==> flow/design.v <==
module mp2 #(
    parameter CLK_FREQ = 12000000,
    parameter INTERVAL = CLK_FREQ / 360
)(
    input logic clk,
    input logic rst,
    output logic RGB_R,
    output logic RGB_G,
    output logic RGB_B
);
    logic [31:0] counter;
    logic [8:0] hue;
    logic [7:0] pwm_r, pwm_g, pwm_b;
    logic [7:0] pwm_counter;
    always_ff @(posedge clk) begin
        if (rst) begin
            counter <= 0;
            hue <= 0;
        end
        else if (counter >= INTERVAL)
        begin
            counter <= 0;
            hue <= (hue >= 359) ? 0 : hue + 1;
        end
        else
        begin
            counter <= counter + 1;
        end
    end
    always_comb begin
        pwm_r = (hue < 60) ? 255 :
                (hue < 120) ? (255 * (120 - hue) / 60) :
                (hue < 180) ? 0 :
                (hue < 240) ? 0 :
                (hue < 300) ? (255 * (hue - 240) / 60) :
                255;
        pwm_g = (hue < 60) ? (255 * (hue - 0) / 60) :
                (hue < 180) ? 255 :
                (hue < 240) ? (255 * (240 - hue) / 60) :
                0;
        pwm_b = (hue < 120) ? 0 :
                (hue < 180) ? (255 * (hue - 120) / 60) :
                (hue < 300) ? 255 :
                (hue < 360) ? (255 * (360 - hue) / 60) :
                0;
    end
    always_ff @(posedge clk) begin
        if (rst) pwm_counter <= 0;
        else pwm_counter <= pwm_counter + 1;
    end
    assign {RGB_R, RGB_G, RGB_B} = {pwm_counter < pwm_r, pwm_counter < pwm_g, pwm_counter < pwm_b};
endmodule
# --- Tool chain data of mp2 ---
# What the tools print for mp2, step after step.
# Line numbers count from 1 in the design file above.
inputs:
  design: "mp2"
  clk_port: "clk"
  cell_library: "sky130hd"
  pvt_corner: "tt_025C_1v80"

# --- Word level ---
# Source: Yosys, flattened and elaborated, memories not mapped. Widths are those after wreduce. Registers that Yosys merges into a memory's read port (data or address) are not register bits. Print and check cells do not count. Equal cells are merged and count once.
word_totals:
  register_bits: 49
  inputBits: 2
classes:
  add_sub_neg: 8
  multipliers: 6
  n_div: 6
  compare: 11
  mux: 13
  reduce_and_logical: 1
op_table:
  columns: ["op", "count"]
  rows:
  - ["divider 32 x 6 -> 32 bit (second input constant)", 6]
  - ["multiplier 9 x 10 -> 19 bit (first input constant)", 5]
  - ["multiplier 8 x 9 -> 17 bit (first input constant)", 1]
  - ["2-to-1 mux 8 bit", 12]
  - ["adder 32 x 1 -> 32 bit (second input constant)", 1]
  - [">= comparator 32 x 16 -> 1 bit (second input constant)", 1]
  - ["less-than comparator 8 bit", 3]
  - ["less-than comparator 9 x 8 -> 1 bit (second input constant)", 2]
  - ["less-than comparator 9 bit (second input constant)", 2]
  - ["subtractor 7 x 9 -> 10 bit (first input constant)", 1]
  - ["subtractor 8 x 9 -> 10 bit (first input constant)", 1]
  - ["subtractor 9 x 7 -> 10 bit (second input constant)", 1]
  - ["subtractor 9 x 8 -> 10 bit (second input constant)", 1]
  - ["subtractor 9 x 9 -> 10 bit (first input constant)", 1]
  - ["adder 9 x 1 -> 9 bit (second input constant)", 1]
  - ["less-than comparator 9 x 6 -> 1 bit (second input constant)", 1]
  - ["less-than comparator 9 x 7 -> 1 bit (second input constant)", 1]
  - [">= comparator 9 bit (second input constant)", 1]
  - ["2-to-1 mux 9 bit", 1]
  - ["adder 8 x 1 -> 8 bit (second input constant)", 1]
  - ["OR reduction 2 bit", 1]

# --- Longest topological paths ---
# Depth = most cells in a row (Yosys ltp): at word level without a register or memory, in the mapped netlist without a sequential cell, where the memories' decode and read muxes count.
depth:
  ltp_word: 9
  ABC_AREA: 0
  depth_mapped: 52
  mapped_depth_nobuf: 48

# --- Mapped cells and area ---
# Source: synth_stat.txt of the flow (Yosys; design flattened, memories mapped). It holds for the ABC_AREA given above (unset counts as 0); a run with the other value may have another netlist.
types:
  columns: ["cell", "count", "area_total_um2"]
  rows:
  - ["sky130_fd_sc_hd__fa_1", 227, 4.54E+03]
  - ["sky130_fd_sc_hd__ha_1", 243, 3.04E+03]
  - ["sky130_fd_sc_hd__inv_1", 422, 1.58E+03]
  - ["sky130_fd_sc_hd__dfxtp_1", 49, 980.941]
  - ["sky130_fd_sc_hd__xnor2_1", 110, 963.424]
  - ["sky130_fd_sc_hd__a21oi_1", 145, 725.696]
  - ["sky130_fd_sc_hd__nor2_1", 134, 502.982]
  - ["sky130_fd_sc_hd__o21ai_0", 95, 475.456]
  - ["sky130_fd_sc_hd__nand2_1", 126, 472.954]
  - ["sky130_fd_sc_hd__xor2_1", 51, 446.678]
  - ["sky130_fd_sc_hd__a21o_1", 38, 285.274]
  - ["sky130_fd_sc_hd__a211oi_1", 34, 255.245]
  - ["sky130_fd_sc_hd__nand3_1", 51, 255.245]
  - ["sky130_fd_sc_hd__o211ai_1", 29, 217.709]
  - ["sky130_fd_sc_hd__o21a_1", 24, 180.173]
  - ["sky130_fd_sc_hd__nor3_1", 33, 165.158]
  - ["sky130_fd_sc_hd__clkbuf_1", 36, 135.13]
  - ["sky130_fd_sc_hd__mux2i_1", 13, 130.125]
# Other cell types: 84; their cells: 347.
mapped:
  stdcells: 2207
  yosys_area_um2: 18081.1
  seqArea_um2: 980.9
  ff_cells: 49

# --- Path before layout ---
# OpenSTA on the mapped netlist: ideal clock, no wires. The path of least setup slack (recovery checks aside). Input and output delay are each 20% of the period. Register names are those of the netlist, which keeps one name where synthesis merged equal registers.
synth_timing:
  kind: "reg2out"
  start: "reg hue[2]"
  end: "out RGB_G"
  period_ns: 30.0
  out_delay_ns: 6.000
  t_first_pin_ns: 0.000
  arrival_time_ns: 13.172
  path_slack_ns: 10.828
  delay_ns: 13.172
  stages: 49
  path_buffers: 3
  synth_period_reached_ns: 19.172
# "delay_ns" = arrival - input delay + setup time.
# At an output port there is no setup time.
# "stages" counts driving pins, that of a launching flip-flop among them; a cell with two outputs on the path counts twice.
# "synth_period_reached_ns" is the clock period less the worst setup slack; recovery checks do not enter. This is arithmetic on one report: input and output delays are still those of the set period (20% each).
# Between the ends stands the longest chain of elaborated cells between them, by number of cells; it is not shown to be the way that was timed. Of several equally long chains one is given.
# Each line given opens the expression or statement behind the cell; cells for indexed reads and writes are added by Yosys, which also makes memories of some case tables.
synth_via:
  cell_sequence: "sky130_fd_sc_hd__dfxtp_1 -> sky130_fd_sc_hd__buf_2 -> sky130_fd_sc_hd__inv_1 -> sky130_fd_sc_hd__ha_1 -> sky130_fd_sc_hd__nor2b_1 -> sky130_fd_sc_hd__a21oi_1 -> sky130_fd_sc_hd__nor2_1 -> sky130_fd_sc_hd__a211oi_1 -> sky130_fd_sc_hd__inv_1 -> sky130_fd_sc_hd__fa_1 -> sky130_fd_sc_hd__inv_1 -> sky130_fd_sc_hd__fa_1 -> sky130_fd_sc_hd__fa_1 -> sky130_fd_sc_hd__fa_1 -> sky130_fd_sc_hd__ha_1 -> sky130_fd_sc_hd__a211oi_1 -> sky130_fd_sc_hd__o211ai_1 -> sky130_fd_sc_hd__and3_1 -> [... 13 more ...] -> sky130_fd_sc_hd__a311o_1 -> sky130_fd_sc_hd__a211oi_2 -> sky130_fd_sc_hd__mux2i_1 -> sky130_fd_sc_hd__xor2_1 -> sky130_fd_sc_hd__buf_2 -> sky130_fd_sc_hd__or4_1 -> sky130_fd_sc_hd__and3_1 -> sky130_fd_sc_hd__o2111ai_2 -> sky130_fd_sc_hd__a21oi_2 -> sky130_fd_sc_hd__o22ai_2 -> sky130_fd_sc_hd__inv_1 -> sky130_fd_sc_hd__a21oi_1 -> sky130_fd_sc_hd__ha_1 -> sky130_fd_sc_hd__a211oi_1 -> sky130_fd_sc_hd__nand2_1 -> sky130_fd_sc_hd__a221oi_1 -> sky130_fd_sc_hd__nand2_1 -> sky130_fd_sc_hd__o21ai_1"
  elab_chain_len: 7
  cells_between: 12
  cone_classes: "add/sub: 1; mul: 2; div: 2; compare: 4; mux: 3"
synth_lines:
  columns: ["element", "line_no", "rtl"]
  rows:
  - ["from (decl)", 12, "logic [8:0] hue;"]
  - ["from (assign)", 18, "hue <= 0;"]
  - ["from (assign)", 23, "hue <= (hue >= 359) ? 0 : hue + 1;"]
  - ["subtractor 8 x 9 -> 10 bit", 39, "(hue < 240) ? (255 * (240 - hue) / 60) :"]
  - ["multiplier 9 x 10 -> 19 bit", 39, null]
  - ["divider 32 x 6 -> 32 bit", 39, null]
  - ["2-to-1 mux 8 bit", 39, null]
  - ["2-to-1 mux 8 bit", 38, "(hue < 180) ? 255 :"]
  - ["2-to-1 mux 8 bit", 37, "pwm_g = (hue < 60) ? (255 * (hue - 0) / 60) :"]
  - ["less-than comparator 8 bit", 51, "assign {RGB_R, RGB_G, RGB_B} = {pwm_counter < pwm_r, pwm_counter < pwm_g, pwm_counter < pwm_b};"]
  - ["to (decl)", 8, "output logic RGB_G,"]

# --- Worst path after layout ---
# Path of least setup slack in the final report of run A (OpenROAD, finished layout, wires in). Where an end is a register, its clock arrival counts in the times.
layout_timing:
  kind: "reg2out"
  start: "reg hue[7]"
  end: "out RGB_G"
  period_ns: 30.0
  out_delay_ns: 6.00
  t_first_pin_ns: 0.30
  arrival_time_ns: 16.66
  path_slack_ns: 7.34
  stages: 49
  path_buffers: 4
# Between the ends stands the longest chain of elaborated cells between them, by number of cells; it is not shown to be the way that was timed. Of several equally long chains one is given.
layout_via:
  cell_sequence: "sky130_fd_sc_hd__dfxtp_1 -> sky130_fd_sc_hd__clkinv_1 -> sky130_fd_sc_hd__ha_1 -> sky130_fd_sc_hd__clkbuf_1 -> sky130_fd_sc_hd__o21ai_1 -> sky130_fd_sc_hd__inv_1 -> sky130_fd_sc_hd__fa_1 -> sky130_fd_sc_hd__inv_1 -> sky130_fd_sc_hd__fa_1 -> sky130_fd_sc_hd__fa_1 -> sky130_fd_sc_hd__inv_1 -> sky130_fd_sc_hd__fa_1 -> sky130_fd_sc_hd__inv_1 -> sky130_fd_sc_hd__ha_1 -> sky130_fd_sc_hd__nand3_1 -> sky130_fd_sc_hd__a211oi_1 -> sky130_fd_sc_hd__o21ai_0 -> sky130_fd_sc_hd__a21boi_0 -> [... 13 more ...] -> sky130_fd_sc_hd__a311o_1 -> sky130_fd_sc_hd__a211oi_2 -> sky130_fd_sc_hd__mux2i_1 -> sky130_fd_sc_hd__xor2_1 -> sky130_fd_sc_hd__a21oi_1 -> sky130_fd_sc_hd__mux2i_1 -> sky130_fd_sc_hd__o2111ai_2 -> sky130_fd_sc_hd__a21oi_2 -> sky130_fd_sc_hd__o22ai_2 -> sky130_fd_sc_hd__inv_1 -> sky130_fd_sc_hd__a21oi_1 -> sky130_fd_sc_hd__ha_1 -> sky130_fd_sc_hd__a211oi_1 -> sky130_fd_sc_hd__nand2_1 -> sky130_fd_sc_hd__a221oi_1 -> sky130_fd_sc_hd__o21ai_0 -> sky130_fd_sc_hd__o21ai_1 -> sky130_fd_sc_hd__clkdlybuf4s50_1"
  elab_chain_len: 7
  cells_between: 12
  cone_classes: "add/sub: 1; mul: 2; div: 2; compare: 4; mux: 3"
layout_lines:
  columns: ["element", "line_no", "rtl"]
  rows:
  - ["from (decl)", 12, "logic [8:0] hue;"]
  - ["from (assign)", 18, "hue <= 0;"]
  - ["from (assign)", 23, "hue <= (hue >= 359) ? 0 : hue + 1;"]
  - ["subtractor 8 x 9 -> 10 bit", 39, "(hue < 240) ? (255 * (240 - hue) / 60) :"]
  - ["multiplier 9 x 10 -> 19 bit", 39, null]
  - ["divider 32 x 6 -> 32 bit", 39, null]
  - ["2-to-1 mux 8 bit", 39, null]
  - ["2-to-1 mux 8 bit", 38, "(hue < 180) ? 255 :"]
  - ["2-to-1 mux 8 bit", 37, "pwm_g = (hue < 60) ? (255 * (hue - 0) / 60) :"]
  - ["less-than comparator 8 bit", 51, "assign {RGB_R, RGB_G, RGB_B} = {pwm_counter < pwm_r, pwm_counter < pwm_g, pwm_counter < pwm_b};"]
  - ["to (decl)", 8, "output logic RGB_G,"]

# Measured results for mp2: 5 stored runs of the Yosys and OpenROAD flow on sky130hd. The settings differ; the order carries no meaning. The constraints put input and output delay at 20% of the set period each and load the outputs with 0.01 pF.
# "achieved_period_ns" = clock period - worst setup slack. The figure is calculated, with input and output delays left at 20% of the set period.
# "critical_path_time_ns" means the part of the period allowed to the worst setup path (the constraints hold back 20% at inputs and 20% at outputs) less its slack; where the path has registers, the arrival times of their clocks count too.
# "power_mw" rests on the timing tool's default activity at the inputs, not on a simulated workload.
runs:
  - name: "run A"
    settings:
      CAP_MARGIN: 15
      CELL_PAD_IN_SITES_DETAIL_PLACEMENT: 0
      CTS_CLUSTER_DIAMETER: 72
      GPL_ROUTABILITY_DRIVEN: 1
      GPL_TIMING_DRIVEN: 0
      HOLD_SLACK_MARGIN: 0.24
      MIN_ROUTING_LAYER: "met2"
      PLACE_DENSITY_LB_ADDON: 0.24
      SLEW_MARGIN: 20
      TNS_END_PERCENT: 40
      period_ns: 30.0
      CORE_MARGIN: 2
      CORE_UTILIZATION: 40
    results:
      synth_chip_area_um2: 18081.1
      die_footprint_um2: 46919.9
      final_cell_area_um2: 19147.1
      finish.utilization_pct: 43.1
      setup_worst_slack_ns: 7.345
      tns_ns: 0.000
      hold_ws_ns: 0.476
      power_mw: 1.220
      achieved_period_ns: 22.655
      critical_path_time_ns: 16.66
      critical_path_type: "reg2out"
  - name: "run B"
    settings:
      ABC_AREA: 1
      CELL_PAD_IN_SITES_GLOBAL_PLACEMENT: 1
      CORE_UTILIZATION: 40
      HOLD_SLACK_MARGIN: 0.14
      PLACE_DENSITY_LB_ADDON: 0.02
      SETUP_SLACK_MARGIN: 0.32
      SLEW_MARGIN: 5
      TNS_END_PERCENT: 95
      period_ns: 30.0
      CAP_MARGIN: 20
      CORE_MARGIN: 2
    results:
      synth_chip_area_um2: 18378.9
      die_footprint_um2: 47676.7
      final_cell_area_um2: 19306.0
      finish.utilization_pct: 42.5
      setup_worst_slack_ns: 10.319
      tns_ns: 0.000
      hold_ws_ns: 0.471
      power_mw: 1.038
      achieved_period_ns: 19.681
      critical_path_time_ns: 13.68
      critical_path_type: "reg2out"
  - name: "run C"
    settings:
      CORE_UTILIZATION: 40
      SETUP_SLACK_MARGIN: 4.12
      period_ns: 22.0
      CAP_MARGIN: 20
      CORE_MARGIN: 2
      SLEW_MARGIN: 20
    results:
      synth_chip_area_um2: 18081.1
      die_footprint_um2: 46919.9
      final_cell_area_um2: 20303.2
      finish.utilization_pct: 45.7
      setup_worst_slack_ns: 4.626
      tns_ns: 0.000
      hold_ws_ns: 0.509
      power_mw: 1.675
      achieved_period_ns: 17.374
      critical_path_time_ns: 12.97
      critical_path_type: "reg2out"
  - name: "run D"
    settings:
      ABC_AREA: 0
      CAP_MARGIN: 15
      CORE_UTILIZATION: 23
      CTS_CLUSTER_SIZE: 52
      MIN_ROUTING_LAYER: "met1"
      PLACE_DENSITY_LB_ADDON: 0.02
      SETUP_SLACK_MARGIN: -0.37
      TNS_END_PERCENT: 85
      period_ns: 25.3
      CORE_MARGIN: 2
      SLEW_MARGIN: 20
    results:
      synth_chip_area_um2: 18081.1
      die_footprint_um2: 80872.0
      final_cell_area_um2: 19641.3
      finish.utilization_pct: 25.3
      setup_worst_slack_ns: 4.444
      tns_ns: 0.000
      hold_ws_ns: 0.499
      power_mw: 1.460
      achieved_period_ns: 20.856
      critical_path_time_ns: 15.80
      critical_path_type: "reg2out"
  - name: "run E"
    settings:
      CAP_MARGIN: 15
      CELL_PAD_IN_SITES_DETAIL_PLACEMENT: 0
      CELL_PAD_IN_SITES_GLOBAL_PLACEMENT: 1
      CORE_MARGIN: 6
      CTS_CLUSTER_DIAMETER: 72
      GPL_ROUTABILITY_DRIVEN: 1
      GPL_TIMING_DRIVEN: 1
      HOLD_SLACK_MARGIN: 0.24
      MIN_ROUTING_LAYER: "met2"
      PLACE_DENSITY_LB_ADDON: 0.24
      SLEW_MARGIN: 20
      TNS_END_PERCENT: 40
      period_ns: 30.0
      CORE_UTILIZATION: 40
    results:
      synth_chip_area_um2: 18081.1
      die_footprint_um2: 50449.7
      final_cell_area_um2: 19074.5
      finish.utilization_pct: 42.9
      setup_worst_slack_ns: 7.529
      tns_ns: 0.000
      hold_ws_ns: 0.481
      power_mw: 1.279
      achieved_period_ns: 22.471
      critical_path_time_ns: 16.47
      critical_path_type: "reg2out"
